==> flow/design.v <==
module single_port_mem
  #(
    parameter WIDTH = 8,
    parameter DEPTH = 64,
    parameter FILE = "",
    parameter INIT = 0
  )
  (
    input wire                     clock,
    input wire [WIDTH-1:0]         data,
    input wire [( 
  (DEPTH <= 2) ? 1 : 
  (DEPTH <= 4) ? 2 : 
  (DEPTH <= 8) ? 3 : 
  (DEPTH <= 16) ? 4 : 
  (DEPTH <= 32) ? 5 : 
  (DEPTH <= 64) ? 6 : 
  (DEPTH <= 128) ? 7 : 
  (DEPTH <= 256) ? 8 : 
  (DEPTH <= 512) ? 9 : 
  (DEPTH <= 1024) ? 10 : 
  (DEPTH <= 2048) ? 11 : 
  (DEPTH <= 4096) ? 12 : 
  (DEPTH <= 8192) ? 13 : 
  (DEPTH <= 16384) ? 14 : 
  (DEPTH <= 32768) ? 15 : 
  (DEPTH <= 65536) ? 16 : 
  (DEPTH <= 131072) ? 17 : 
  (DEPTH <= 262144) ? 18 : 
  (DEPTH <= 524288) ? 19 : 
  (DEPTH <= 1048576) ? 20 : 
  (DEPTH <= 2097152) ? 21 : 
  (DEPTH <= 4194304) ? 22 : 
  (DEPTH <= 8388608) ? 23 : 
  (DEPTH <= 16777216) ? 24 : 
  (DEPTH <= 33554432) ? 25 : 
  (DEPTH <= 67108864) ? 26 : 
  (DEPTH <= 134217728) ? 27 : 
  (DEPTH <= 268435456) ? 28 : 
  (DEPTH <= 536870912) ? 29 : 
  (DEPTH <= 1073741824) ? 30 : 
  -1)-1:0] address,
    input wire                     wr_en,
    output reg [WIDTH-1:0]         q
  );
  reg [WIDTH-1:0] mem [DEPTH-1:0] ;
  always @(posedge clock)
    begin
      if (wr_en)
        begin
          mem[address] <= data;
          q <= data;
        end
      q <= mem[address];
    end
endmodule
module delay
#(
  parameter WIDTH = 1,
  parameter DELAY = 1
)
(
  input  wire clk,
  input  wire rst,
  input  wire [WIDTH-1:0] din,
  output wire [WIDTH-1:0] dout
);
reg [WIDTH-1:0] level_buf [1:DELAY+1];
wire [WIDTH-1:0] level [0:DELAY];
assign level[0] = din;
genvar i;
generate
  for (i=0; i < DELAY; i=i+1)
    begin : gen_delay
      always @(posedge clk)
      begin
        if (rst) begin
          level_buf[i+1] <= {WIDTH{1'b0}};
        end
        else begin
          level_buf[i+1] <= level[i];
        end
      end
      assign level[i+1] = level_buf[i+1];
    end
endgenerate
assign dout = level[DELAY];
endmodule
module unit_adder 
#(
  parameter RADIX = 32
  )
(
  input wire carry_in,  
  input wire [RADIX-1:0] din_a,
  input wire [RADIX-1:0] din_b,
  output wire [RADIX-1:0] dout,
  output wire carry_out  
	);
wire [RADIX:0] dout_full;
assign dout_full = din_a + din_b + carry_in;
assign dout = dout_full[RADIX-1:0];
assign carry_out = dout_full[RADIX];
endmodule
module fp_adder 
  #(
  parameter RADIX = 32,
  parameter DIGITS = 14
  )
(
  input wire start,  
  input wire rst,
  input wire clk,
  input wire digit_in_valid,  
  input wire carry_in,
  input wire [RADIX-1:0] digit_a,
  input wire [RADIX-1:0] digit_b,
  output reg digit_out_valid,
  output reg [RADIX-1:0] digit_res,
  output reg done,   
  output reg carry_out
	);
reg running;
reg [( 
  (DIGITS <= 2) ? 1 : 
  (DIGITS <= 4) ? 2 : 
  (DIGITS <= 8) ? 3 : 
  (DIGITS <= 16) ? 4 : 
  (DIGITS <= 32) ? 5 : 
  (DIGITS <= 64) ? 6 : 
  (DIGITS <= 128) ? 7 : 
  (DIGITS <= 256) ? 8 : 
  (DIGITS <= 512) ? 9 : 
  (DIGITS <= 1024) ? 10 : 
  (DIGITS <= 2048) ? 11 : 
  (DIGITS <= 4096) ? 12 : 
  (DIGITS <= 8192) ? 13 : 
  (DIGITS <= 16384) ? 14 : 
  (DIGITS <= 32768) ? 15 : 
  (DIGITS <= 65536) ? 16 : 
  (DIGITS <= 131072) ? 17 : 
  (DIGITS <= 262144) ? 18 : 
  (DIGITS <= 524288) ? 19 : 
  (DIGITS <= 1048576) ? 20 : 
  (DIGITS <= 2097152) ? 21 : 
  (DIGITS <= 4194304) ? 22 : 
  (DIGITS <= 8388608) ? 23 : 
  (DIGITS <= 16777216) ? 24 : 
  (DIGITS <= 33554432) ? 25 : 
  (DIGITS <= 67108864) ? 26 : 
  (DIGITS <= 134217728) ? 27 : 
  (DIGITS <= 268435456) ? 28 : 
  (DIGITS <= 536870912) ? 29 : 
  (DIGITS <= 1073741824) ? 30 : 
  -1)-1:0] counter;
wire [RADIX-1:0] adder_din_a;
wire [RADIX-1:0] adder_din_b;
wire [RADIX-1:0] adder_dout;
reg adder_carry_in;
wire adder_carry_out;
assign adder_din_a = digit_in_valid ? digit_a : {RADIX{1'b0}};
assign adder_din_b = digit_in_valid ? digit_b : {RADIX{1'b0}}; 
always @(posedge clk) begin
  if (rst) begin
    running <= 1'b0;
    adder_carry_in <= 1'b0;
    counter <= {( 
  (DIGITS <= 2) ? 1 : 
  (DIGITS <= 4) ? 2 : 
  (DIGITS <= 8) ? 3 : 
  (DIGITS <= 16) ? 4 : 
  (DIGITS <= 32) ? 5 : 
  (DIGITS <= 64) ? 6 : 
  (DIGITS <= 128) ? 7 : 
  (DIGITS <= 256) ? 8 : 
  (DIGITS <= 512) ? 9 : 
  (DIGITS <= 1024) ? 10 : 
  (DIGITS <= 2048) ? 11 : 
  (DIGITS <= 4096) ? 12 : 
  (DIGITS <= 8192) ? 13 : 
  (DIGITS <= 16384) ? 14 : 
  (DIGITS <= 32768) ? 15 : 
  (DIGITS <= 65536) ? 16 : 
  (DIGITS <= 131072) ? 17 : 
  (DIGITS <= 262144) ? 18 : 
  (DIGITS <= 524288) ? 19 : 
  (DIGITS <= 1048576) ? 20 : 
  (DIGITS <= 2097152) ? 21 : 
  (DIGITS <= 4194304) ? 22 : 
  (DIGITS <= 8388608) ? 23 : 
  (DIGITS <= 16777216) ? 24 : 
  (DIGITS <= 33554432) ? 25 : 
  (DIGITS <= 67108864) ? 26 : 
  (DIGITS <= 134217728) ? 27 : 
  (DIGITS <= 268435456) ? 28 : 
  (DIGITS <= 536870912) ? 29 : 
  (DIGITS <= 1073741824) ? 30 : 
  -1){1'b0}};
    digit_out_valid <= 1'b0;
    done <= 1'b0;
    carry_out <= 1'b0;
    digit_res <= {DIGITS{1'b0}};
  end 
  else begin
    running <= done ? 1'b0 :
               start ? 1'b1 :
               running;
    adder_carry_in <= start ? carry_in :
                      digit_in_valid ?  adder_carry_out :
                      adder_carry_in;
    counter <= done ? {( 
  (DIGITS <= 2) ? 1 : 
  (DIGITS <= 4) ? 2 : 
  (DIGITS <= 8) ? 3 : 
  (DIGITS <= 16) ? 4 : 
  (DIGITS <= 32) ? 5 : 
  (DIGITS <= 64) ? 6 : 
  (DIGITS <= 128) ? 7 : 
  (DIGITS <= 256) ? 8 : 
  (DIGITS <= 512) ? 9 : 
  (DIGITS <= 1024) ? 10 : 
  (DIGITS <= 2048) ? 11 : 
  (DIGITS <= 4096) ? 12 : 
  (DIGITS <= 8192) ? 13 : 
  (DIGITS <= 16384) ? 14 : 
  (DIGITS <= 32768) ? 15 : 
  (DIGITS <= 65536) ? 16 : 
  (DIGITS <= 131072) ? 17 : 
  (DIGITS <= 262144) ? 18 : 
  (DIGITS <= 524288) ? 19 : 
  (DIGITS <= 1048576) ? 20 : 
  (DIGITS <= 2097152) ? 21 : 
  (DIGITS <= 4194304) ? 22 : 
  (DIGITS <= 8388608) ? 23 : 
  (DIGITS <= 16777216) ? 24 : 
  (DIGITS <= 33554432) ? 25 : 
  (DIGITS <= 67108864) ? 26 : 
  (DIGITS <= 134217728) ? 27 : 
  (DIGITS <= 268435456) ? 28 : 
  (DIGITS <= 536870912) ? 29 : 
  (DIGITS <= 1073741824) ? 30 : 
  -1){1'b0}} :
               running & digit_in_valid ? counter + 1 :
               counter;
    digit_out_valid <= digit_in_valid;
    digit_res <= digit_in_valid ? adder_dout : digit_res;
    done <= digit_in_valid & (counter == (DIGITS-1));
    carry_out <= digit_in_valid & (counter == (DIGITS-1)) ? adder_carry_out : carry_out;
  end
end
unit_adder #(.RADIX(RADIX)) unit_adder_inst (
  .din_a(adder_din_a),
  .din_b(adder_din_b),
  .carry_in(adder_carry_in),
  .carry_out(adder_carry_out),
  .dout(adder_dout)
  );
endmodule
module serial_comparator 
#(
  parameter RADIX = 32,
  parameter DIGITS = 14
  )
(
  input wire start,
  input wire rst,
  input wire clk,
  input wire digit_valid,
  input wire [RADIX-1:0] digit_a, 
  input wire [RADIX-1:0] digit_b, 
  output reg a_bigger_than_b,
  output reg done
);
reg comp_array [DIGITS-1:0];
reg [( 
  (DIGITS <= 2) ? 1 : 
  (DIGITS <= 4) ? 2 : 
  (DIGITS <= 8) ? 3 : 
  (DIGITS <= 16) ? 4 : 
  (DIGITS <= 32) ? 5 : 
  (DIGITS <= 64) ? 6 : 
  (DIGITS <= 128) ? 7 : 
  (DIGITS <= 256) ? 8 : 
  (DIGITS <= 512) ? 9 : 
  (DIGITS <= 1024) ? 10 : 
  (DIGITS <= 2048) ? 11 : 
  (DIGITS <= 4096) ? 12 : 
  (DIGITS <= 8192) ? 13 : 
  (DIGITS <= 16384) ? 14 : 
  (DIGITS <= 32768) ? 15 : 
  (DIGITS <= 65536) ? 16 : 
  (DIGITS <= 131072) ? 17 : 
  (DIGITS <= 262144) ? 18 : 
  (DIGITS <= 524288) ? 19 : 
  (DIGITS <= 1048576) ? 20 : 
  (DIGITS <= 2097152) ? 21 : 
  (DIGITS <= 4194304) ? 22 : 
  (DIGITS <= 8388608) ? 23 : 
  (DIGITS <= 16777216) ? 24 : 
  (DIGITS <= 33554432) ? 25 : 
  (DIGITS <= 67108864) ? 26 : 
  (DIGITS <= 134217728) ? 27 : 
  (DIGITS <= 268435456) ? 28 : 
  (DIGITS <= 536870912) ? 29 : 
  (DIGITS <= 1073741824) ? 30 : 
  -1)-1:0] counter;
reg running;
reg done_buf;
wire digit_a_bigger_than_b;
wire digit_a_equal_to_b;
assign digit_a_bigger_than_b = digit_valid & (digit_a > digit_b);
assign digit_a_equal_to_b = digit_valid & (digit_a == digit_b); 
always @(posedge clk) begin
  if (rst) begin
    comp_array[0] <= 1'b0;
    comp_array[1] <= 1'b0;
    comp_array[2] <= 1'b0;
    comp_array[3] <= 1'b0;
    comp_array[4] <= 1'b0;
    comp_array[5] <= 1'b0;
    comp_array[6] <= 1'b0;
    comp_array[7] <= 1'b0;
    comp_array[8] <= 1'b0;
    comp_array[9] <= 1'b0;
    comp_array[10] <= 1'b0;
    comp_array[11] <= 1'b0;
    comp_array[12] <= 1'b0;
    comp_array[13] <= 1'b0;
  end
  else begin
    comp_array[0] <= digit_valid & (counter == 0) ? digit_a_bigger_than_b :
                     digit_valid ? comp_array[0] & digit_a_equal_to_b :
                     comp_array[0];
    comp_array[1] <= digit_valid & (counter == 1) ? digit_a_bigger_than_b :
                     digit_valid ? comp_array[1] & digit_a_equal_to_b :
                     comp_array[1];
    comp_array[2] <= digit_valid & (counter == 2) ? digit_a_bigger_than_b :
                     digit_valid ? comp_array[2] & digit_a_equal_to_b :
                     comp_array[2];
    comp_array[3] <= digit_valid & (counter == 3) ? digit_a_bigger_than_b :
                     digit_valid ? comp_array[3] & digit_a_equal_to_b :
                     comp_array[3];
    comp_array[4] <= digit_valid & (counter == 4) ? digit_a_bigger_than_b :
                     digit_valid ? comp_array[4] & digit_a_equal_to_b :
                     comp_array[4];
    comp_array[5] <= digit_valid & (counter == 5) ? digit_a_bigger_than_b :
                     digit_valid ? comp_array[5] & digit_a_equal_to_b :
                     comp_array[5];
    comp_array[6] <= digit_valid & (counter == 6) ? digit_a_bigger_than_b :
                     digit_valid ? comp_array[6] & digit_a_equal_to_b :
                     comp_array[6];
    comp_array[7] <= digit_valid & (counter == 7) ? digit_a_bigger_than_b :
                     digit_valid ? comp_array[7] & digit_a_equal_to_b :
                     comp_array[7];
    comp_array[8] <= digit_valid & (counter == 8) ? digit_a_bigger_than_b :
                     digit_valid ? comp_array[8] & digit_a_equal_to_b :
                     comp_array[8];
    comp_array[9] <= digit_valid & (counter == 9) ? digit_a_bigger_than_b :
                     digit_valid ? comp_array[9] & digit_a_equal_to_b :
                     comp_array[9];
    comp_array[10] <= digit_valid & (counter == 10) ? digit_a_bigger_than_b :
                     digit_valid ? comp_array[10] & digit_a_equal_to_b :
                     comp_array[10];
    comp_array[11] <= digit_valid & (counter == 11) ? digit_a_bigger_than_b :
                     digit_valid ? comp_array[11] & digit_a_equal_to_b :
                     comp_array[11];
    comp_array[12] <= digit_valid & (counter == 12) ? digit_a_bigger_than_b :
                     digit_valid ? comp_array[12] & digit_a_equal_to_b :
                     comp_array[12];
    comp_array[13] <= digit_valid & (counter == 13) ? digit_a_bigger_than_b : comp_array[13];
  end
end
always @(posedge clk) begin
  if (rst) begin
    running <= 1'b0;
    done_buf <= 1'b0;
    done <= 1'b0;
    a_bigger_than_b <= 1'b0;
    counter <= {( 
  (DIGITS <= 2) ? 1 : 
  (DIGITS <= 4) ? 2 : 
  (DIGITS <= 8) ? 3 : 
  (DIGITS <= 16) ? 4 : 
  (DIGITS <= 32) ? 5 : 
  (DIGITS <= 64) ? 6 : 
  (DIGITS <= 128) ? 7 : 
  (DIGITS <= 256) ? 8 : 
  (DIGITS <= 512) ? 9 : 
  (DIGITS <= 1024) ? 10 : 
  (DIGITS <= 2048) ? 11 : 
  (DIGITS <= 4096) ? 12 : 
  (DIGITS <= 8192) ? 13 : 
  (DIGITS <= 16384) ? 14 : 
  (DIGITS <= 32768) ? 15 : 
  (DIGITS <= 65536) ? 16 : 
  (DIGITS <= 131072) ? 17 : 
  (DIGITS <= 262144) ? 18 : 
  (DIGITS <= 524288) ? 19 : 
  (DIGITS <= 1048576) ? 20 : 
  (DIGITS <= 2097152) ? 21 : 
  (DIGITS <= 4194304) ? 22 : 
  (DIGITS <= 8388608) ? 23 : 
  (DIGITS <= 16777216) ? 24 : 
  (DIGITS <= 33554432) ? 25 : 
  (DIGITS <= 67108864) ? 26 : 
  (DIGITS <= 134217728) ? 27 : 
  (DIGITS <= 268435456) ? 28 : 
  (DIGITS <= 536870912) ? 29 : 
  (DIGITS <= 1073741824) ? 30 : 
  -1){1'b0}};
  end 
  else begin
    running <= done ? 1'b0 :
               start ? 1'b1 :
               running;
    counter <= done ? {( 
  (DIGITS <= 2) ? 1 : 
  (DIGITS <= 4) ? 2 : 
  (DIGITS <= 8) ? 3 : 
  (DIGITS <= 16) ? 4 : 
  (DIGITS <= 32) ? 5 : 
  (DIGITS <= 64) ? 6 : 
  (DIGITS <= 128) ? 7 : 
  (DIGITS <= 256) ? 8 : 
  (DIGITS <= 512) ? 9 : 
  (DIGITS <= 1024) ? 10 : 
  (DIGITS <= 2048) ? 11 : 
  (DIGITS <= 4096) ? 12 : 
  (DIGITS <= 8192) ? 13 : 
  (DIGITS <= 16384) ? 14 : 
  (DIGITS <= 32768) ? 15 : 
  (DIGITS <= 65536) ? 16 : 
  (DIGITS <= 131072) ? 17 : 
  (DIGITS <= 262144) ? 18 : 
  (DIGITS <= 524288) ? 19 : 
  (DIGITS <= 1048576) ? 20 : 
  (DIGITS <= 2097152) ? 21 : 
  (DIGITS <= 4194304) ? 22 : 
  (DIGITS <= 8388608) ? 23 : 
  (DIGITS <= 16777216) ? 24 : 
  (DIGITS <= 33554432) ? 25 : 
  (DIGITS <= 67108864) ? 26 : 
  (DIGITS <= 134217728) ? 27 : 
  (DIGITS <= 268435456) ? 28 : 
  (DIGITS <= 536870912) ? 29 : 
  (DIGITS <= 1073741824) ? 30 : 
  -1){1'b0}} :
               (start | running) & digit_valid ? counter + 1 :
               counter;
    done_buf <= digit_valid & (counter == (DIGITS-1)) ? 1'b1 : 1'b0;
    done <= done_buf;
    a_bigger_than_b <= comp_array[0] | comp_array[1] | comp_array[2] | comp_array[3] | comp_array[4] | comp_array[5] | comp_array[6] | comp_array[7] | comp_array[8] | comp_array[9] | comp_array[10] | comp_array[11] | comp_array[12] | comp_array[13];
  end
end
wire comp_array_0;
wire comp_array_1;
wire comp_array_2;
wire comp_array_3;
wire comp_array_4;
wire comp_array_5;
wire comp_array_6;
wire comp_array_7;
wire comp_array_8;
wire comp_array_9;
wire comp_array_10;
wire comp_array_11;
wire comp_array_12;
wire comp_array_13;
assign comp_array_0 = comp_array[0];
assign comp_array_1 = comp_array[1];
assign comp_array_2 = comp_array[2];
assign comp_array_3 = comp_array[3];
assign comp_array_4 = comp_array[4];
assign comp_array_5 = comp_array[5];
assign comp_array_6 = comp_array[6];
assign comp_array_7 = comp_array[7];
assign comp_array_8 = comp_array[8];
assign comp_array_9 = comp_array[9];
assign comp_array_10 = comp_array[10];
assign comp_array_11 = comp_array[11];
assign comp_array_12 = comp_array[12];
assign comp_array_13 = comp_array[13];
endmodule
module fp2_sub_add_correction
#(
  parameter RADIX = 32,
  parameter DIGITS = 14,
  parameter DIGITS_LOG = ( 
  (DIGITS <= 2) ? 1 : 
  (DIGITS <= 4) ? 2 : 
  (DIGITS <= 8) ? 3 : 
  (DIGITS <= 16) ? 4 : 
  (DIGITS <= 32) ? 5 : 
  (DIGITS <= 64) ? 6 : 
  (DIGITS <= 128) ? 7 : 
  (DIGITS <= 256) ? 8 : 
  (DIGITS <= 512) ? 9 : 
  (DIGITS <= 1024) ? 10 : 
  (DIGITS <= 2048) ? 11 : 
  (DIGITS <= 4096) ? 12 : 
  (DIGITS <= 8192) ? 13 : 
  (DIGITS <= 16384) ? 14 : 
  (DIGITS <= 32768) ? 15 : 
  (DIGITS <= 65536) ? 16 : 
  (DIGITS <= 131072) ? 17 : 
  (DIGITS <= 262144) ? 18 : 
  (DIGITS <= 524288) ? 19 : 
  (DIGITS <= 1048576) ? 20 : 
  (DIGITS <= 2097152) ? 21 : 
  (DIGITS <= 4194304) ? 22 : 
  (DIGITS <= 8388608) ? 23 : 
  (DIGITS <= 16777216) ? 24 : 
  (DIGITS <= 33554432) ? 25 : 
  (DIGITS <= 67108864) ? 26 : 
  (DIGITS <= 134217728) ? 27 : 
  (DIGITS <= 268435456) ? 28 : 
  (DIGITS <= 536870912) ? 29 : 
  (DIGITS <= 1073741824) ? 30 : 
  -1), 
  parameter FILE_CONST_PX2 = "px2.mem",
  parameter FILE_CONST_PX4 = "px4.mem"
)
(
  input wire start,
  input wire rst,
  input wire clk,
  input wire [2:0] cmd,  
  input wire extension_field_op,  
  output wire mem_a_0_rd_en,
  output wire [DIGITS_LOG-1:0] mem_a_0_rd_addr,
  input  wire [RADIX-1:0] mem_a_0_dout,
  output wire mem_a_1_rd_en,
  output wire [DIGITS_LOG-1:0] mem_a_1_rd_addr,
  input  wire [RADIX-1:0] mem_a_1_dout,
  output wire mem_b_0_rd_en,
  output wire [DIGITS_LOG-1:0] mem_b_0_rd_addr,
  input  wire [RADIX-1:0] mem_b_0_dout,
  output wire mem_b_1_rd_en,
  output wire [DIGITS_LOG-1:0] mem_b_1_rd_addr,
  input  wire [RADIX-1:0] mem_b_1_dout,
  output wire px2_mem_rd_en,
  output wire [DIGITS_LOG-1:0] px2_mem_rd_addr,
  input  wire [RADIX-1:0] px2_mem_dout,
  output wire px4_mem_rd_en,
  output wire [DIGITS_LOG-1:0] px4_mem_rd_addr,
  input  wire [RADIX-1:0] px4_mem_dout,
  input wire mem_c_0_rd_en,
  input wire [DIGITS_LOG-1:0] mem_c_0_rd_addr,
  output  wire [RADIX-1:0] mem_c_0_dout,
  input wire mem_c_1_rd_en,
  input wire [DIGITS_LOG-1:0] mem_c_1_rd_addr,
  output  wire [RADIX-1:0] mem_c_1_dout,
  output reg busy,
  output reg done
);
wire left_adder_start;
wire left_adder_digit_in_valid;
wire left_adder_carry_in;
wire [RADIX-1:0] left_adder_digit_a;
wire [RADIX-1:0] left_adder_digit_b;
wire left_adder_digit_out_valid;
wire [RADIX-1:0] left_adder_digit_res;
wire left_adder_done;
wire left_adder_carry_out;
wire right_adder_start;
wire right_adder_digit_in_valid;
wire right_adder_carry_in;
wire [RADIX-1:0] right_adder_digit_a;
wire [RADIX-1:0] right_adder_digit_b;
wire right_adder_digit_out_valid;
wire [RADIX-1:0] right_adder_digit_res;
wire right_adder_done;
wire right_adder_carry_out;
reg left_comparator_start;
reg left_comparator_digit_valid;
wire [RADIX-1:0] left_comparator_digit_a;
wire [RADIX-1:0] left_comparator_digit_b;
wire left_comparator_a_bigger_than_b;
wire left_comparator_done;
wire right_comparator_start;
wire right_comparator_digit_valid;
wire [RADIX-1:0] right_comparator_digit_a;
wire [RADIX-1:0] right_comparator_digit_b;
wire right_comparator_a_bigger_than_b;
wire right_comparator_done;
wire mem_c_0_add_0_wr_en;
wire [DIGITS_LOG-1:0] mem_c_0_add_0_wr_addr;
wire [DIGITS_LOG-1:0] mem_c_0_wr_addr;
wire [RADIX-1:0] mem_c_0_add_0_din;
wire mem_c_0_add_0_rd_en;
wire [DIGITS_LOG-1:0] mem_c_0_add_0_rd_addr;
wire [RADIX-1:0] mem_c_0_add_0_dout;
wire mem_c_0_add_1_wr_en;
wire [DIGITS_LOG-1:0] mem_c_0_add_1_wr_addr;
wire [RADIX-1:0] mem_c_0_add_1_din; 
wire [RADIX-1:0] mem_c_0_add_1_dout; 
wire mem_c_1_add_0_wr_en;
wire [DIGITS_LOG-1:0] mem_c_1_add_0_wr_addr;
wire [RADIX-1:0] mem_c_1_add_0_din;
wire mem_c_1_add_0_rd_en;
wire [DIGITS_LOG-1:0] mem_c_1_add_0_rd_addr;
wire [RADIX-1:0] mem_c_1_add_0_dout;
wire mem_c_1_add_1_wr_en;
wire [DIGITS_LOG-1:0] mem_c_1_add_1_wr_addr;
wire [RADIX-1:0] mem_c_1_add_1_din; 
wire [RADIX-1:0] mem_c_1_add_1_dout; 
reg [DIGITS_LOG-1:0] rd_counter;
reg [DIGITS_LOG-1:0] rd_counter_buf;
reg add_0_running_pre;
reg add_0_running;
reg left_fpadd_correction_needed;
reg left_fpsub_correction_needed;
reg right_fpadd_correction_needed;
reg right_fpsub_correction_needed;
reg add_1_running_pre;
reg add_1_running;
reg add_counter;
wire comparator_enabled;
wire adder_1_start;
wire init_carry_in;
assign mem_c_0_dout = (cmd == 3'd3) ? mem_c_0_add_0_dout : mem_c_0_add_1_dout;
assign mem_c_1_dout = (cmd == 3'd3) ? mem_c_1_add_0_dout : mem_c_1_add_1_dout;
assign init_carry_in = (start & ((cmd == 3'd2) || (cmd == 3'd4) || (cmd == 3'd5)));
assign left_adder_start = start | adder_1_start;
assign left_adder_carry_in =  init_carry_in || (adder_1_start & left_fpadd_correction_needed);
assign left_adder_digit_in_valid = add_0_running | add_1_running;
assign left_adder_digit_a = add_0_running ? mem_a_0_dout :
                            add_1_running ? mem_c_0_add_0_dout :
                            {RADIX{1'b0}}; 
assign left_adder_digit_b = add_0_running & ((cmd == 3'd1) || (cmd == 3'd3)) ? mem_b_0_dout :
                            add_0_running ? ~(mem_b_0_dout) :
                            add_1_running & (cmd == 3'd1) & left_fpadd_correction_needed ? ~(px2_mem_dout) :
                            add_1_running & (((cmd == 3'd2) & left_fpsub_correction_needed) || (cmd == 3'd4)) ? px2_mem_dout :
                            add_1_running & (cmd == 3'd5)? px4_mem_dout :
                            {RADIX{1'b0}};
assign right_adder_start = left_adder_start & extension_field_op;
assign right_adder_carry_in = init_carry_in || ((cmd == 3'd1) & right_fpadd_correction_needed);
assign right_adder_digit_in_valid = left_adder_digit_in_valid & extension_field_op;
assign right_adder_digit_a = add_0_running & extension_field_op ? mem_a_1_dout :
                             add_1_running & extension_field_op ? mem_c_1_add_0_dout :
                            {RADIX{1'b0}}; 
assign right_adder_digit_b = add_0_running & extension_field_op & ((cmd == 3'd1) || (cmd == 3'd3)) ? mem_b_1_dout :
                             add_0_running & extension_field_op ? ~(mem_b_1_dout) :
                             add_1_running & extension_field_op & (cmd == 3'd1) & right_fpadd_correction_needed ? ~(px2_mem_dout) :
                             add_1_running & extension_field_op & (((cmd == 3'd2) & right_fpsub_correction_needed) || (cmd == 3'd4)) ? px2_mem_dout :
                             add_1_running & extension_field_op & (cmd == 3'd5)? px4_mem_dout :
                             {RADIX{1'b0}};
assign mem_a_0_rd_en = add_0_running_pre;
assign mem_a_0_rd_addr = mem_a_0_rd_en ? rd_counter : {DIGITS_LOG{1'b0}};
assign mem_b_0_rd_en = mem_a_0_rd_en;
assign mem_b_0_rd_addr = mem_a_0_rd_addr;
assign mem_c_0_add_0_wr_en = left_adder_digit_out_valid & (add_counter == 1'b0);
assign mem_c_0_add_0_wr_addr = (add_counter == 1'b0) ? mem_c_0_wr_addr : {DIGITS_LOG{1'b0}};
assign mem_c_0_add_0_din = (add_counter == 1'b0) ? left_adder_digit_res : {RADIX{1'b0}};
assign mem_c_0_add_0_rd_en = add_1_running_pre;
assign mem_c_0_add_0_rd_addr = (add_counter == 1'b1) ? rd_counter : {DIGITS_LOG{1'b0}};
assign mem_c_0_add_1_wr_en = left_adder_digit_out_valid & (add_counter == 1'b1);
assign mem_c_0_add_1_wr_addr = (add_counter == 1'b1) ? mem_c_0_wr_addr : {DIGITS_LOG{1'b0}};
assign mem_c_0_add_1_din = (add_counter == 1'b1) ? left_adder_digit_res : {RADIX{1'b0}};
assign mem_a_1_rd_addr = mem_a_0_rd_addr;
assign mem_a_1_rd_en = mem_a_0_rd_en;
assign mem_b_1_rd_addr = mem_b_0_rd_addr;
assign mem_b_1_rd_en = mem_b_0_rd_en;
assign mem_c_1_add_0_wr_en = extension_field_op & mem_c_0_add_0_wr_en;
assign mem_c_1_add_0_wr_addr = extension_field_op ? mem_c_0_add_0_wr_addr : {DIGITS_LOG{1'b0}};
assign mem_c_1_add_0_din = (add_counter == 1'b0) & extension_field_op ? right_adder_digit_res : {RADIX{1'b0}};
assign mem_c_1_add_0_rd_en = extension_field_op & add_1_running_pre;
assign mem_c_1_add_0_rd_addr = extension_field_op ? mem_c_0_add_0_rd_addr : {DIGITS_LOG{1'b0}};
assign mem_c_1_add_1_wr_en = extension_field_op & mem_c_0_add_1_wr_en;
assign mem_c_1_add_1_wr_addr = extension_field_op ? mem_c_0_add_1_wr_addr : {DIGITS_LOG{1'b0}};
assign mem_c_1_add_1_din = extension_field_op & (add_counter == 1'b1) ? right_adder_digit_res : {RADIX{1'b0}};
assign comparator_enabled = (add_counter == 1'b0) & (cmd == 3'd1);
assign left_comparator_digit_a = comparator_enabled ? left_adder_digit_res : {RADIX{1'b0}};
assign left_comparator_digit_b = comparator_enabled ? px2_mem_dout : {RADIX{1'b0}};
assign right_comparator_start = left_comparator_start & extension_field_op;
assign right_comparator_digit_valid = left_comparator_digit_valid & extension_field_op;
assign right_comparator_digit_a = comparator_enabled & extension_field_op ? right_adder_digit_res : {RADIX{1'b0}};
assign right_comparator_digit_b = extension_field_op ? left_comparator_digit_b : {RADIX{1'b0}};
assign px2_mem_rd_en = (cmd == 3'd1) || (((cmd == 3'd2) || (cmd == 3'd4)) & add_1_running_pre);
assign px2_mem_rd_addr = (add_1_running_pre & px2_mem_rd_en) ? rd_counter : 
                         px2_mem_rd_en ? rd_counter_buf :
                         {DIGITS_LOG{1'b0}};
assign px4_mem_rd_en = (cmd == 3'd5) & add_1_running_pre;
assign px4_mem_rd_addr = px4_mem_rd_en ? rd_counter : {DIGITS_LOG{1'b0}}; 
always @(posedge clk) begin
  if (rst) begin
    add_0_running_pre <= 1'b0;
    add_0_running <= 1'b0;
    add_1_running_pre <= 1'b0;
    add_1_running <= 1'b0;
    busy <= 1'b0;
    done <= 1'b0;
    add_counter <= 1'b0;  
    rd_counter <= {DIGITS_LOG{1'b0}};
    rd_counter_buf <= {DIGITS_LOG{1'b0}};
    left_comparator_start <= 1'b0;
    left_comparator_digit_valid <= 1'b0; 
    left_fpadd_correction_needed <= 1'b0;
    right_fpadd_correction_needed <= 1'b0;
    left_fpsub_correction_needed <= 1'b0; 
    right_fpsub_correction_needed <= 1'b0;  
  end 
  else begin
    add_0_running_pre <= start ? 1'b1 :
                         (rd_counter == (DIGITS-1)) ? 1'b0 :
                         add_0_running_pre;
    add_0_running <= add_0_running_pre;
    add_1_running_pre <= adder_1_start ? 1'b1 :  
                         (rd_counter == (DIGITS-1)) ? 1'b0 :
                         add_1_running_pre;
    add_1_running <= add_1_running_pre;
    add_counter <= start | done ? 1'b0 :
                   left_adder_done ? 1'b1 :
                   add_counter;
    busy <= start ? 1'b1 :
            done ? 1'b0 :
            busy;
    rd_counter <= start | adder_1_start ? {DIGITS_LOG{1'b0}} :  
                  busy & (rd_counter < (DIGITS-1)) ? rd_counter + 1 :
                  rd_counter;
    rd_counter_buf <= rd_counter;
    left_comparator_start <= left_adder_start & (add_counter == 1'b0) & (cmd == 3'd1);
    left_comparator_digit_valid <= (add_counter == 1'b0) & (cmd == 3'd1) ? left_adder_digit_in_valid : 1'b0; 
    left_fpadd_correction_needed <= start | done ? 1'b0 :
                                    (cmd == 3'd1) & left_comparator_a_bigger_than_b & left_comparator_done ? 1'b1 :
                                    left_fpadd_correction_needed;
    right_fpadd_correction_needed <= start | done ? 1'b0 :
                                    (cmd == 3'd1) & right_comparator_a_bigger_than_b & right_comparator_done ? 1'b1 :
                                    right_fpadd_correction_needed;
    left_fpsub_correction_needed <= start | done ? 1'b0 :
                                    (mem_c_0_add_0_wr_en & (mem_c_0_add_0_wr_addr == (DIGITS-1))) ? mem_c_0_add_0_din[RADIX-1] :
                                    left_fpsub_correction_needed;
    right_fpsub_correction_needed <= start | done ? 1'b0 :
                                    (mem_c_1_add_0_wr_en & (mem_c_1_add_0_wr_addr == (DIGITS-1))) ? mem_c_1_add_0_din[RADIX-1] :
                                    right_fpsub_correction_needed;
    done <= (cmd == 3'd3) ? mem_c_0_add_0_wr_en & (mem_c_0_wr_addr == (DIGITS-1)) :
            (add_counter == 1'b1) & mem_c_0_add_1_wr_en & (mem_c_0_wr_addr == (DIGITS-1));
  end
end
fp_adder #(.RADIX(RADIX), .DIGITS(DIGITS)) fp_left_adder_inst (
  .start(left_adder_start),
  .rst(rst),
  .clk(clk),
  .digit_in_valid(left_adder_digit_in_valid),
  .carry_in(left_adder_carry_in),
  .digit_a(left_adder_digit_a),
  .digit_b(left_adder_digit_b),
  .digit_out_valid(left_adder_digit_out_valid),
  .digit_res(left_adder_digit_res),
  .done(left_adder_done),
  .carry_out(left_adder_carry_out)
  );
fp_adder #(.RADIX(RADIX), .DIGITS(DIGITS)) fp_right_adder_inst (
  .start(right_adder_start),
  .rst(rst),
  .clk(clk),
  .digit_in_valid(right_adder_digit_in_valid),
  .carry_in(right_adder_carry_in),
  .digit_a(right_adder_digit_a),
  .digit_b(right_adder_digit_b),
  .digit_out_valid(right_adder_digit_out_valid),
  .digit_res(right_adder_digit_res),
  .done(right_adder_done),
  .carry_out(right_adder_carry_out)
  );
serial_comparator #(.RADIX(RADIX), .DIGITS(DIGITS)) left_serial_comparator_inst (
  .start(left_comparator_start),
  .rst(rst),
  .clk(clk),
  .digit_valid(left_comparator_digit_valid), 
  .digit_a(left_comparator_digit_a),
  .digit_b(left_comparator_digit_b), 
  .a_bigger_than_b(left_comparator_a_bigger_than_b),
  .done(left_comparator_done)
  );
serial_comparator #(.RADIX(RADIX), .DIGITS(DIGITS)) right_serial_comparator_inst (
  .start(right_comparator_start),
  .rst(rst),
  .clk(clk),
  .digit_valid(right_comparator_digit_valid), 
  .digit_a(right_comparator_digit_a),
  .digit_b(right_comparator_digit_b), 
  .a_bigger_than_b(right_comparator_a_bigger_than_b),
  .done(right_comparator_done)
  );
single_port_mem #(.WIDTH(RADIX), .DEPTH(DIGITS)) single_port_mem_inst_c_0_add_0 (  
  .clock(clk),
  .data(mem_c_0_add_0_din),
  .address(mem_c_0_add_0_wr_en ? mem_c_0_add_0_wr_addr : (mem_c_0_add_0_rd_en ? mem_c_0_add_0_rd_addr : mem_c_0_rd_addr)),
  .wr_en(mem_c_0_add_0_wr_en),
  .q(mem_c_0_add_0_dout)
  );
single_port_mem #(.WIDTH(RADIX), .DEPTH(DIGITS)) single_port_mem_inst_c_0_add_1 (  
  .clock(clk),
  .data(mem_c_0_add_1_din),
  .address(mem_c_0_add_1_wr_en ? mem_c_0_add_1_wr_addr : mem_c_0_rd_addr),
  .wr_en(mem_c_0_add_1_wr_en),
  .q(mem_c_0_add_1_dout)
  );
single_port_mem #(.WIDTH(RADIX), .DEPTH(DIGITS)) single_port_mem_inst_c_1_add_0 (  
  .clock(clk),
  .data(mem_c_1_add_0_din),
  .address(mem_c_1_add_0_wr_en ? mem_c_1_add_0_wr_addr : (mem_c_1_add_0_rd_en ? mem_c_1_add_0_rd_addr : mem_c_1_rd_addr)),
  .wr_en(mem_c_1_add_0_wr_en),
  .q(mem_c_1_add_0_dout)
  );
single_port_mem #(.WIDTH(RADIX), .DEPTH(DIGITS)) single_port_mem_inst_c_1_add_1 (  
  .clock(clk),
  .data(mem_c_1_add_1_din),
  .address(mem_c_1_add_1_wr_en ? mem_c_1_add_1_wr_addr : mem_c_1_rd_addr),
  .wr_en(mem_c_1_add_1_wr_en),
  .q(mem_c_1_add_1_dout)
  );
delay #(.WIDTH(1), .DELAY(3)) delay_inst_adder_1_start (
  .clk(clk),
  .rst(rst),
  .din(left_adder_done & (add_counter == 1'b0) & (cmd != 3'd3)),
  .dout(adder_1_start)
  );
delay #(.WIDTH(DIGITS_LOG), .DELAY(1)) delay_inst_mem_c_0_wr_addr (
  .clk(clk),
  .rst(rst),
  .din(rd_counter_buf),
  .dout(mem_c_0_wr_addr)
  );
endmodule
==> Step by step through the tools: fp2_sub_add_correction <==
What the tools print for fp2_sub_add_correction, step after step.
Line numbers count from 1 in the design file above.
Operators: Yosys type, input widths -> output width; for muxes data width and select width s.
Cell names lack the library's common part.
{ "setup": {"top": "fp2_sub_add_correction", "clock_port": "clk", "lib": "sky130hd", "lib_corner": "tt_025C_1v80"} }

==> After elaboration <==
Counts by Yosys on the flattened word-level netlist (proc, flatten, opt, wreduce). Print and check cells are left out. Cells with the same type and inputs are merged into one.
Memory sizes are those after Yosys's memory passes, which may raise the word count (mostly to a power of two), join words into wider ones and drop unused or constant bits.
{ "op_classes": {"addsub": 8, "multipliers": 0, "div": 0, "cmp": 3, "equal": 39, "n_shift": 0, "mux": 120, "n_logic": 145, "reduce_and_logical": 47} }
{ "op_table": {"columns": ["cell", "count"], "rows": [
  ["$mux 32", 32],
  ["$and 1x1->1", 109],
  ["$not 32->32", 3],
  ["$mux 4", 20],
  ["$eq 4x4->1 const B", 17],
  ["$mux 1", 68],
  ["$add 32x32->33", 2],
  ["$add 33x1->33", 2],
  ["$gt 32x32->1", 2],
  ["$eq 32x32->1", 2],
  ["$reduce_bool 2->1", 31],
  ["$eq 4x3->1 const B", 8],
  ["$or 1x1->1", 31],
  ["$add 4x1->4 const B", 4],
  ["$eq 4x2->1 const B", 4],
  ["$reduce_or 2->1", 6],
  ["$logic_or 1x1->1", 8],
  ["$eq 4x1->1 const B", 2],
  ["$logic_not 4->1", 2],
  ["$eq 3x2->1 const B", 2],
  ["$eq 3x3->1 const B", 2],
  ["$lt 4x4->1 const B", 1],
  ["$eq 3x1->1 const B", 1],
  ["$ne 3x2->1 const B", 1],
  ["$not 1->1", 2]
]} }
{ "bits": {"reg_bits": 145, "latchBits": 0, "ramBits": 1792, "romBits": 0, "clocked_rd_ports_x_width": 128, "mem_count": 4, "input_bits": 209, "output_inout_bits": 96, "wordCells": 431} }
{ "mem_list": {"columns": ["name", "size", "word_bits", "read_ports", "wr", "line_no", "text"], "rows": [
  ["single_port_mem_inst_c_0_add_0.mem", 14, 32, 1, 1, 46, "reg [WIDTH-1:0] mem [DEPTH-1:0] ;"],
  ["single_port_mem_inst_c_0_add_1.mem", 14, 32, 1, 1, 46, null],
  ["single_port_mem_inst_c_1_add_0.mem", 14, 32, 1, 1, 46, null],
  ["single_port_mem_inst_c_1_add_1.mem", 14, 32, 1, 1, 46, null]
]} }

==> Depth <==
Yosys ltp: most cells in a row. Word level: on the elaborated netlist, between registers, memories and ports. Mapped: between sequential cells and ports; inverters and the memories' decode and read muxes count.
{ "depth": {"depth_word": 13, "ABC_AREA": 0, "depth_mapped": 20, "depth_no_buf": 19} }

==> Mapped cells and area <==
Source: synth_stat.txt of the flow (Yosys; design flattened, memories mapped). It holds for the ABC_AREA given above (unset counts as 0); a run with the other value may have another netlist.
{ "mapped": {"mapped_cells": 5552, "synth_area_um2": 86842.0, "sequential_area_um2": 59276.9, "ff_cells": 2065, "buf_cells": 367} }
{ "types": {"columns": ["cell_type", "count", "type_area_um2"], "rows": [
  ["edfxtp_1", 1792, 5.38E+04],
  ["mux4_2", 352, 7.93E+03],
  ["dfxtp_1", 273, 5.47E+03],
  ["nand2_1", 547, 2.05E+03],
  ["ha_1", 139, 1.74E+03],
  ["mux2_2", 130, 1.46E+03],
  ["and2_1", 198, 1.24E+03],
  ["a211oi_1", 151, 1.13E+03],
  ["clkbuf_1", 236, 885.85],
  ["a21oi_1", 160, 800.768],
  ["mux2i_1", 78, 780.749],
  ["nor2_1", 205, 769.488],
  ["o21ai_0", 129, 645.619],
  ["xnor2_1", 65, 569.296],
  ["a221oi_1", 64, 560.538],
  ["a22o_1", 64, 560.538],
  ["xor2_1", 59, 516.746],
  ["a31oi_1", 82, 512.992]
]} }
Other cell types: 61; their cells: 828.
The figures by module come from a second, unflattened synthesis with its own total; it is not the netlist above.
{ "unflattened": {"cells_unflattened": 5459, "hier_area_um2": 89086.7} }
Rows give one instance, submodules left out.
{ "modules": {"columns": ["module", "n_inst", "cells", "area_um2", "seq_area_um2"], "rows": [
  ["single_port_mem", 4, 768, 17649.4, 14093.5],
  ["fp2_sub_add_correction", 1, 999, 7209.4, 420.4],
  ["serial_comparator", 2, 244, 1946.9, 440.4],
  ["fp_adder", 2, 210, 1909.3, 820.8],
  ["unit_adder (RADIX=32)", 2, 233, 1691.6, 0.0],
  ["delay", 1, 8, 105.1, 80.1],
  ["delay", 1, 6, 78.8, 60.1]
]} }

==> Path before layout <==
OpenSTA on the mapped netlist: ideal clock, no wires. The path of least setup slack (recovery checks aside). Input and output delay are each 20% of the period. Register names are those of the netlist, which keeps one name where synthesis merged equal registers.
{ "synth_path": {"path_type": "input -> register", "from": "input mem_c_0_rd_addr[3]", "to": "memory single_port_mem_inst_c_0_add_0.mem[12][0]", "clock_period_ns": 5.0, "input_delay_ns": 1.000, "setup_ns": 0.595, "t_first_pin_ns": 1.000, "arrival_ns": 6.193, "t_required_ns": 4.405, "path_slack_ns": -1.788, "path_delay_ns": 5.788, "stages": 2, "path_buffers": 0, "period_less_setup_slack_ns": 6.788} }
"path_delay_ns" is the arrival time less input delay plus setup time.
"stages" counts driving pins, that of a launching flip-flop among them; a cell with two outputs on the path counts twice.
"period_less_setup_slack_ns" is the clock period less the worst setup slack; recovery checks do not enter. This is arithmetic on one report: input and output delays are still those of the set period (20% each).
The rows between start and end are the longest chain of elaborated cells between them; the timing report does not say that the signal goes this way. Where chains are equally long, one stands for them.
Each line given opens the expression or statement behind the cell; cells for indexed reads and writes are added by Yosys, which also makes memories of some case tables.
{ "synth_via": {"path_cell_list": "nand2_1 a2111oi_0", "elab_chain_len": 3, "cells_between": 3, "lines_between": 2, "cone_classes": "mux (3)"} }
{ "synth_rtl": {"columns": ["item", "line_no", "text"], "rows": [
  ["from (decl)", 548, "input wire [DIGITS_LOG-1:0] mem_c_0_rd_addr,"],
  ["$mux 4 (2 in a row)", 789, ".address(mem_c_0_add_0_wr_en ? mem_c_0_add_0_wr_addr : (mem_c_0_add_0_rd_en ? mem_c_0_add_0_rd_addr : mem_c_0_ ..."],
  ["$mux 4", 49, "if (wr_en)"],
  ["to (decl)", 46, "reg [WIDTH-1:0] mem [DEPTH-1:0] ;"]
]} }

==> Path in the finished layout <==
Path of least setup slack in the final report of run A (OpenROAD, finished layout, wires in). Where an end is a register, its clock arrival counts in the times.
{ "layout_path": {"path_type": "input -> output", "from": "input cmd[0]", "to": "output px2_mem_rd_addr[2]", "clock_period_ns": 4.82, "input_delay_ns": 0.96, "out_delay_ns": 0.96, "t_first_pin_ns": 0.96, "arrival_ns": 3.83, "t_required_ns": 3.86, "path_slack_ns": 0.03, "stages": 9, "path_buffers": 5} }
The rows between start and end are the longest chain of elaborated cells between them; the timing report does not say that the signal goes this way. Where chains are equally long, one stands for them.
{ "layout_via": {"path_cell_list": "clkdlybuf4s50_1 buf_4 buf_4 nand2b_1 a21boi_0 a22oi_1 o21ai_0 buf_4 clkdlybuf4s50_1", "elab_chain_len": 6, "cells_between": 9, "cone_classes": "eq/ne (3); mux (2); logic (2); reduce/logical (2)"} }
{ "layout_rtl": {"columns": ["item", "line_no", "text"], "rows": [
  ["from (decl)", 527, "input wire [2:0] cmd,"],
  ["$eq 3x2->1", 679, "assign px2_mem_rd_en = (cmd == 3'd1) || (((cmd == 3'd2) || (cmd == 3'd4)) & add_1_running_pre);"],
  ["$logic_or 1x1->1", 679, null],
  ["$and 1x1->1", 679, null],
  ["$logic_or 1x1->1", 679, null],
  ["$mux 4", 681, "px2_mem_rd_en ? rd_counter_buf :"],
  ["$mux 4", 680, "assign px2_mem_rd_addr = (add_1_running_pre & px2_mem_rd_en) ? rd_counter :"],
  ["to (decl)", 542, "output wire [DIGITS_LOG-1:0] px2_mem_rd_addr,"]
]} }

Settings and measured results of 5 stored flow runs for module fp2_sub_add_correction (sky130hd), not sorted in any way. The constraints put input and output delay at 20% of the set period each and load the outputs with 0.01 pF.
"worst setup path time (ns)" is the time allowed to the run's worst setup path (the clock period less input and output delay, where it has them) less its slack. Clock arrival times count: a late capture clock shortens it, a late launch clock lengthens it.

settings of run A
{
  "CORE_UTILIZATION": 40,
  "PLACE_DENSITY": 0.6,
  "period_ns": 4.82,
  "CAP_MARGIN": 20,
  "CORE_MARGIN": 2,
  "SLEW_MARGIN": 20
}
report of run A
yosys chip area after synthesis (um^2): 86842.0
finish__design__die__area: 220848.0
finish__design__instance__area__stdcell: 103325.0
finish__timing__setup__ws: 0.030
finish__timing__setup__tns: 0.000
finish__timing__hold__ws: 0.450
worst setup path time (ns): 2.86
worst setup path kind: input -> output

settings of run B
{
  "ABC_AREA": 1,
  "CAP_MARGIN": 30,
  "CELL_PAD_IN_SITES_DETAIL_PLACEMENT": 1,
  "CELL_PAD_IN_SITES_GLOBAL_PLACEMENT": 2,
  "CORE_MARGIN": 10,
  "CORE_UTILIZATION": 41,
  "CTS_CLUSTER_SIZE": 22,
  "GPL_ROUTABILITY_DRIVEN": 1,
  "GPL_TIMING_DRIVEN": 1,
  "MAX_ROUTING_LAYER": "met4",
  "MIN_ROUTING_LAYER": "met2",
  "PLACE_DENSITY": 0.85,
  "SLEW_MARGIN": 40,
  "period_ns": 3.11
}
report of run B
yosys chip area after synthesis (um^2): 88658.8
finish__design__die__area: 235240.0
finish__design__instance__area__stdcell: 119112.0
finish__timing__setup__ws: -0.205
finish__timing__setup__tns: -6.646
finish__timing__hold__ws: 0.217
worst setup path time (ns): 3.31
worst setup path kind: register -> register

settings of run C
{
  "CORE_UTILIZATION": 49,
  "PLACE_DENSITY": 0.6,
  "period_ns": 4.82,
  "CAP_MARGIN": 20,
  "CORE_MARGIN": 2,
  "SLEW_MARGIN": 20
}
report of run C
yosys chip area after synthesis (um^2): 86842.0
finish__design__die__area: 180612.0
finish__design__instance__area__stdcell: 102244.0
finish__timing__setup__ws: 0.024
finish__timing__setup__tns: 0.000
finish__timing__hold__ws: 0.441
worst setup path time (ns): 2.87
worst setup path kind: input -> output

settings of run D
{
  "CORE_MARGIN": 10,
  "PLACE_DENSITY_LB_ADDON": 0.02,
  "SETUP_SLACK_MARGIN": 1.47,
  "period_ns": 5.0,
  "CAP_MARGIN": 20,
  "CORE_UTILIZATION": 40,
  "SLEW_MARGIN": 20
}
report of run D
yosys chip area after synthesis (um^2): 86842.0
finish__design__die__area: 236143.0
finish__design__instance__area__stdcell: 107265.0
finish__timing__setup__ws: 1.122
finish__timing__setup__tns: 0.000
finish__timing__hold__ws: 0.425
worst setup path time (ns): 2.88
worst setup path kind: input -> register

settings of run E
{
  "ABC_AREA": 1,
  "CAP_MARGIN": 30,
  "CELL_PAD_IN_SITES_DETAIL_PLACEMENT": 1,
  "CELL_PAD_IN_SITES_GLOBAL_PLACEMENT": 3,
  "CORE_UTILIZATION": 41,
  "CTS_CLUSTER_SIZE": 22,
  "GPL_ROUTABILITY_DRIVEN": 1,
  "GPL_TIMING_DRIVEN": 1,
  "MAX_ROUTING_LAYER": "met4",
  "MIN_ROUTING_LAYER": "met1",
  "PLACE_DENSITY": 0.85,
  "period_ns": 3.11,
  "CORE_MARGIN": 2,
  "SLEW_MARGIN": 20
}
report of run E
yosys chip area after synthesis (um^2): 88658.8
finish__design__die__area: 219975.0
finish__design__instance__area__stdcell: 114649.0
finish__timing__setup__ws: -0.062
finish__timing__setup__tns: -0.260
finish__timing__hold__ws: 0.105
worst setup path time (ns): 3.17
worst setup path kind: register -> register
